==> flow/design.v <==
`timescale 1ns / 1ps
module booth(
    input clk,
    input load,
    input reset,
    input [31:0] M,  
    input [31:0] Q,  
    output reg [63:0] P,  
    output done           
    );
    reg signed [63:0] A;                
    reg signed [31:0] Q_temp;            
    reg signed [31:0] M_temp;            
    reg [4:0] Count;                       
    reg Q_minus_one;                     
    always @(posedge clk)
    begin
        if (reset == 1) 
        begin
            A = 64'b0;
            Q_minus_one = 0;
            P = 64'b0;
            Q_temp = 32'b0;
            M_temp = 32'b0;
            Count = 5'd16;
        end
        else if (load == 1)
        begin
            Q_temp = Q;
            M_temp = M;
            A = 64'b0;    
            Q_minus_one = 0;  
            Count = 5'd16;    
        end
        else if (Count > 5'd0)
        begin
            case ({Q_temp[1:0], Q_minus_one})
                3'b000, 3'b111:   
                    begin
                    end
                3'b001, 3'b010:   
                    begin
                        A = A + {{32{M_temp[31]}}, M_temp};
                    end
                3'b011:   
                    begin
                        A = A + ({{32{M_temp[31]}}, M_temp} << 1); 
                    end
                3'b100:   
                    begin
                        A = A - ({{32{M_temp[31]}}, M_temp} << 1); 
                    end
                3'b101, 3'b110:   
                    begin
                        A = A - {{32{M_temp[31]}}, M_temp}; 
                    end
            endcase
            Q_minus_one = Q_temp[1];
            Q_temp = {A[1:0], Q_temp[31:2]};   
            A = {A[63], A[63:2]};   
            Count = Count - 1'b1;
        end
        else
        begin
            Count = 5'b0;
        end
        P = {A[31:0], Q_temp};
    end
    assign done = (Count == 5'd0);
endmodule
### From RTL to reports: booth

Module booth before and after one edit of its RTL, step after step.
"before" refers to lines of the RTL above, "after" to lines of the edited file.
"change": "after" minus "before" as printed here. "relative change": 100 x difference / "before".
Operators carry their Yosys type and port widths (W data, S select, Z words).
Cell names lack the library's common part.
Not given: --

* top module: booth
* clock port: clk
* standard-cell library: sky130hd
* library corner: tt_025C_1v80

### Edit of the RTL

Unified diff, file above to edited file.
This change comes from a script, not from a designer. The edited design behaves differently; no optimisation was intended.

```diff
@@ -59,5 +59,5 @@
             Q_temp = {A[1:0], Q_temp[31:2]};   
             A = {A[63], A[63:2]};   
-            Count = Count - 1'b1;
+            Count = Count ^ 1'b1;
         end
         else
```

### Word-level counts

Yosys after proc, flatten, opt, wreduce and memory -nomap, before mapping. Memory bits, and registers merged into a memory's read port (data or address), are not among the register bits. Print and check cells are not counted. Equal cells are merged and count once.

Operators by class
* add/sub/neg operators: before 5, after 4, change -1, relative change -20.00%
* magnitude comparators: before 1, after 1, change 0, relative change 0.00%
* equality and inequality tests: before 7, after 7, change 0, relative change 0.00%
* muxes and demuxes: before 8, after 7, change -1, relative change -12.50%
* bitwise operators: before 1, after 2, change +1, relative change +100.00%
* reductions and logical operators: before 7, after 7, change 0, relative change 0.00%

Operators by type and width
* $mux W5: before 1, after 0, change -1, relative change -100.00%
* $not A1 Y1: before 1, after 2, change +1, relative change +100.00%
* $sub A5 B1 Y5 const B: before 1, after 0, change -1, relative change -100.00%
* $eq A3 B3 Y1 const B: before 4, after 4, change 0, relative change 0.00%
* $mux W32: before 4, after 4, change 0, relative change 0.00%
* $reduce_or A2 Y1: before 4, after 4, change 0, relative change 0.00%
* $add A64 B64 Y64: before 2, after 2, change 0, relative change 0.00%
* $eq A3 B2 Y1 const B: before 2, after 2, change 0, relative change 0.00%
* $mux W64: before 2, after 2, change 0, relative change 0.00%
* $sub A64 B64 Y64: before 2, after 2, change 0, relative change 0.00%
* $eq A3 B1 Y1 const B: before 1, after 1, change 0, relative change 0.00%
* $gt A5 B1 Y1 const B: before 1, after 1, change 0, relative change 0.00%
* $logic_not A3 Y1: before 1, after 1, change 0, relative change 0.00%
* $logic_not A5 Y1: before 1, after 1, change 0, relative change 0.00%
* $pmux W64 S5: before 1, after 1, change 0, relative change 0.00%
* $reduce_or A3 Y1: before 1, after 1, change 0, relative change 0.00%

Bit counts
* register bits after elaboration: before 198, after 195, change -3, relative change -1.52%
* input bits: before 67, after 67, change 0, relative change 0.00%
* cells after elaboration: before 37, after 36, change -1, relative change -2.70%

### Logic depth

Depth = most cells in a row (Yosys ltp): at word level without a register or memory, in the mapped netlist without a sequential cell, where the memories' decode and read muxes count.

Logic depth
* word-level depth: before 6, after 6, change 0, relative change 0.00%
* ABC_AREA: before 0, after 0
* mapped depth: before 25, after 26, change +1, relative change +4.00%
* depth with buffers taken out: before 23, after 23, change 0, relative change 0.00%

### Synthesis result

Yosys stat after the flow's synthesis: flattened, memories mapped to cells. It holds for the ABC_AREA given above (unset counts as 0); a run with the other value may have another netlist.

Mapped netlist
* mapped cells: before 2141, after 2074, change -67, relative change -3.13%
* synthesis area (um2): before 15153.3, after 14596.5, change -556.8, relative change -3.67%
* area of sequential cells (um2): before 2642.5, after 2582.5, change -60.0, relative change -2.27%
* mapped flip-flops: before 132, after 129, change -3, relative change -2.27%
* buffer cells: before 195, after 171, change -24, relative change -12.31%

Cell types
* nand2_1: before 250, after 224, change -26, relative change -10.40%
* a21oi_1: before 299, after 321, change +22, relative change +7.36%
* nor2_1: before 209, after 187, change -22, relative change -10.53%
* clkbuf_1: before 136, after 120, change -16, relative change -11.76%
* or3_1: before 3, after 17, change +14, relative change +466.67%
* o31a_1: before 15, after 3, change -12, relative change -80.00%
* o21ai_0: before 148, after 158, change +10, relative change +6.76%
* a21boi_0: before 23, after 13, change -10, relative change -43.48%
* and2_1: before 16, after 7, change -9, relative change -56.25%
* and4_1: before 12, after 3, change -9, relative change -75.00%
* a21oi_2: before 1, after 10, change +9, relative change +900.00%
* nor4_1: before 15, after 7, change -8, relative change -53.33%
* o21a_1: before 10, after 18, change +8, relative change +80.00%
* inv_1: before 36, after 43, change +7, relative change +19.44%
* buf_2: before 8, after 1, change -7, relative change -87.50%
* a21o_1: before 68, after 62, change -6, relative change -8.82%
* o31ai_1: before 4, after 10, change +6, relative change +150.00%
* a221o_1: before 1, after 7, change +6, relative change +600.00%

The list need not be complete.

### Path before layout

Source: OpenSTA report_checks on the synthesized netlist (no wires, ideal clock, input and output delay 20% of the period each), path of least setup slack; recovery checks are left aside. Register names are those of the netlist, which keeps one name where synthesis merged equal registers.

Timing path after synthesis
* kind: before flip-flop to flip-flop, after flip-flop to flip-flop
* start point: before reg M_temp[3], after reg M_temp[8]
* end point: before reg A[57], after reg A[51]
* clock period (ns): before 10.0, after 10.0, change 0.0, relative change 0.00%
* library setup time (ns): before 0.120, after 0.070, change -0.050
* launch time at the first pin (ns): before 0.000, after 0.000, change 0.000
* data arrival time (ns): before 4.989, after 5.144, change +0.155, relative change +3.11%
* slack (ns): before 4.891, after 4.786, change -0.105
* delay of the path (ns): before 5.109, after 5.214, change +0.105, relative change +2.06%
* driving pins on the path: before 26, after 24, change -2, relative change -7.69%
* path buffers: before 2, after 3, change +1, relative change +50.00%
* synthesis period reached (ns): before 5.109, after 5.214, change +0.105, relative change +2.06%

"delay of the path" = arrival - input delay + setup time.
"driving pins on the path" counts driving pins, that of a launching flip-flop among them; a cell with two outputs on the path counts twice.
"synthesis period reached" = period - worst setup slack (recovery checks aside). The figure is calculated, with input and output delays left at 20% of the set period.
Between the ends stands the longest chain of elaborated cells between them, by number of cells; it is not shown to be the way that was timed. Of several equally long chains one is given.
Each line given opens the expression or statement behind the cell; cells for indexed reads and writes are added by Yosys, which also makes memories of some case tables.
A register here has more assigning lines than the two given.

On the way, after synthesis, before:
* path through: dfxtp_1 buf_6 or4_4 nor2b_2 and2_1 nand2_1 nor2_1 nand2_1 nor3_2 nand4b_2 clkbuf_1 ha_1 nand2_1 o21ai_0 ha_1 nand4_1 or3_1 nand2b_1 a21oi_1 o21ai_0 a31oi_1 a211oi_2 o21ai_1 nand4_1 mux2i_1 a211o_1
* length of the longest elaborated chain: 4
* elaborated cells between the ends (all ways): 7
* RTL lines with such cells: 7
* classes of those cells: 4 x add/sub; 3 x mux

RTL lines, path after synthesis, before
* start: declaration: line 13 `reg signed [31:0] M_temp;`
* start: assignment: line 24 `M_temp = 32'b0;`
* start: assignment: line 30 `M_temp = M;`
* $sub A64 B64 Y64: line 55 `A = A - {{32{M_temp[31]}}, M_temp};`
* $pmux W64 S5: line 37 `case ({Q_temp[1:0], Q_minus_one})`
* $mux W64: line 35 `else if (Count > 5'd0)`
* $mux W64: line 27 `else if (load == 1)`
* end: assignment: line 43 `A = A + {{32{M_temp[31]}}, M_temp};`
* end: assignment: line 47 `A = A + ({{32{M_temp[31]}}, M_temp} << 1);`
* end: declaration: line 11 `reg signed [63:0] A;`

On the way, after synthesis, after:
* path through: dfxtp_1 buf_6 or4_4 nor2_2 nand2_1 or3_4 or3_1 buf_6 nor2_8 nand2_2 buf_1 ha_1 nand2_1 o21ai_0 ha_1 nand4_1 or3_1 or4_1 o21ai_1 a31oi_1 o21ai_0 xor2_1 nand2_1 a21oi_1
* length of the longest elaborated chain: 4
* elaborated cells between the ends (all ways): 7
* RTL lines with such cells: 7
* classes of those cells: 4 x add/sub; 3 x mux

RTL lines, path after synthesis, after
* start: declaration: line 13 `reg signed [31:0] M_temp;`
* start: assignment: line 24 `M_temp = 32'b0;`
* start: assignment: line 30 `M_temp = M;`
* $sub A64 B64 Y64: line 55 `A = A - {{32{M_temp[31]}}, M_temp};`
* $pmux W64 S5: line 37 `case ({Q_temp[1:0], Q_minus_one})`
* $mux W64: line 35 `else if (Count > 5'd0)`
* $mux W64: line 27 `else if (load == 1)`
* end: assignment: line 43 `A = A + {{32{M_temp[31]}}, M_temp};`
* end: assignment: line 47 `A = A + ({{32{M_temp[31]}}, M_temp} << 1);`
* end: declaration: line 11 `reg signed [63:0] A;`

### Worst path after layout

Path of least setup slack in the final report of the runs of pair 1 (OpenROAD, finished layout, wires in). Where an end is a register, its clock arrival counts in the times.

Timing path post-layout
* kind: before flip-flop to flip-flop, after flip-flop to flip-flop
* start point: before reg M_temp[3], after reg M_temp[0]
* end point: before reg A[59], after reg A[55]
* clock period (ns): before 6.53, after 6.53, change 0.00, relative change 0.00%
* library setup time (ns): before 0.07, after 0.07, change 0.00
* launch time at the first pin (ns): before 0.46, after 0.46, change 0.00, relative change 0.00%
* data arrival time (ns): before 6.44, after 6.30, change -0.14, relative change -2.17%
* slack (ns): before 0.48, after 0.61, change +0.13
* driving pins on the path: before 25, after 24, change -1, relative change -4.00%
* path buffers: before 1, after 1, change 0, relative change 0.00%

Between the ends stands the longest chain of elaborated cells between them, by number of cells; it is not shown to be the way that was timed. Of several equally long chains one is given.
A register here has more assigning lines than the two given.

On the way, post-layout, before:
* path through: dfxtp_1 or4_4 nor2b_2 and2_1 nand2_1 nor2_1 nand2_1 nor3_2 nand4b_2 buf_4 ha_1 nand2_1 o21ai_0 ha_1 nand2_1 nor3_1 nand3_1 o311ai_0 nor2_1 o21ai_0 a2111oi_0 nor3_1 mux2i_1 o21ai_0 a21oi_1
* length of the longest elaborated chain: 4
* elaborated cells between the ends (all ways): 7
* RTL lines with such cells: 7
* classes of those cells: 4 x add/sub; 3 x mux

RTL lines, path post-layout, before
* start: declaration: line 13 `reg signed [31:0] M_temp;`
* start: assignment: line 24 `M_temp = 32'b0;`
* start: assignment: line 30 `M_temp = M;`
* $sub A64 B64 Y64: line 55 `A = A - {{32{M_temp[31]}}, M_temp};`
* $pmux W64 S5: line 37 `case ({Q_temp[1:0], Q_minus_one})`
* $mux W64: line 35 `else if (Count > 5'd0)`
* $mux W64: line 27 `else if (load == 1)`
* end: assignment: line 43 `A = A + {{32{M_temp[31]}}, M_temp};`
* end: assignment: line 47 `A = A + ({{32{M_temp[31]}}, M_temp} << 1);`
* end: declaration: line 11 `reg signed [63:0] A;`

On the way, post-layout, after:
* path through: dfxtp_1 nor3_1 nand2_1 nor3_1 nand2b_1 or3_4 or3_1 nor2_8 nand2_2 buf_4 and3_4 a21oi_1 ha_1 a21oi_1 a21boi_0 a311oi_1 o21ai_0 a21oi_1 o31ai_2 a221oi_1 o21ai_0 xor2_1 nand2_1 a21oi_1
* length of the longest elaborated chain: 4
* elaborated cells between the ends (all ways): 7
* RTL lines with such cells: 7
* classes of those cells: 4 x add/sub; 3 x mux

RTL lines, path post-layout, after
* start: declaration: line 13 `reg signed [31:0] M_temp;`
* start: assignment: line 24 `M_temp = 32'b0;`
* start: assignment: line 30 `M_temp = M;`
* $sub A64 B64 Y64: line 55 `A = A - {{32{M_temp[31]}}, M_temp};`
* $pmux W64 S5: line 37 `case ({Q_temp[1:0], Q_minus_one})`
* $mux W64: line 35 `else if (Count > 5'd0)`
* $mux W64: line 27 `else if (load == 1)`
* end: assignment: line 43 `A = A + {{32{M_temp[31]}}, M_temp};`
* end: assignment: line 47 `A = A + ({{32{M_temp[31]}}, M_temp} << 1);`
* end: declaration: line 11 `reg signed [63:0] A;`

### Flow runs

Runs of the flow (Yosys, OpenROAD) on both versions; the two runs of a pair have the same settings. The constraints put input and output delay at 20% of the set period each and load the outputs with 0.01 pF.

Flow settings, pair 1:
* CORE_UTILIZATION: 40
* period_ns: 6.53
* CAP_MARGIN: 20
* CORE_MARGIN: 2
* SLEW_MARGIN: 20

Final reports, pair 1
* Yosys chip area after synthesis (um2): before 15153.3, after 14596.5, change -556.8, relative change -3.67%
* die outline area (um2): before 39455.9, after 38034.8, change -1421.1, relative change -3.60%
* standard-cell area after layout (um2): before 17017.6, after 16517.1, change -500.5, relative change -2.94%
* utilization after layout (%): before 45.4, after 46.2, change +0.8
* setup slack of the critical path (ns): before 0.481, after 0.610, change +0.129
* setup TNS (ns): before 0.000, after 0.000, change 0.000
* worst-case hold slack (ns): before 0.440, after 0.423, change -0.017
* total design power (mW): before 3.153, after 2.897, change -0.256, relative change -8.12%
* achieved clock period (ns): before 6.049, after 5.920, change -0.129, relative change -2.13%

Flow settings, pair 2:
* CELL_PAD_IN_SITES_DETAIL_PLACEMENT: 2
* CELL_PAD_IN_SITES_GLOBAL_PLACEMENT: 0
* CORE_ASPECT_RATIO: 1.74
* CORE_MARGIN: 10
* CORE_UTILIZATION: 26
* CTS_CLUSTER_DIAMETER: 266
* GPL_ROUTABILITY_DRIVEN: 0
* PLACE_DENSITY_LB_ADDON: 0.27
* period_ns: 3.88
* CAP_MARGIN: 20
* SLEW_MARGIN: 20

Final reports, pair 2
* Yosys chip area after synthesis (um2): before 15153.3, after 14596.5, change -556.8, relative change -3.67%
* die outline area (um2): before 68710.4, after 66384.3, change -2326.1, relative change -3.39%
* standard-cell area after layout (um2): before 26905.8, after 26267.7, change -638.1, relative change -2.37%
* utilization after layout (%): before 46.7, after 47.2, change +0.5
* setup slack of the critical path (ns): before -4.491, after -2.415, change +2.076
* setup TNS (ns): before -146.515, after -89.988, change +56.527
* worst-case hold slack (ns): before 0.502, after 0.459, change -0.043
* total design power (mW): before 9.090, after 7.295, change -1.795, relative change -19.75%
* achieved clock period (ns): before 8.371, after 6.295, change -2.076, relative change -24.80%

"achieved clock period": clock period set for the run, less the worst setup slack. It is reckoned from that one timing run; input and output delays stay at 20% of the period that was set.
"total design power" is the tool's figure for a default switching activity; nothing was simulated.
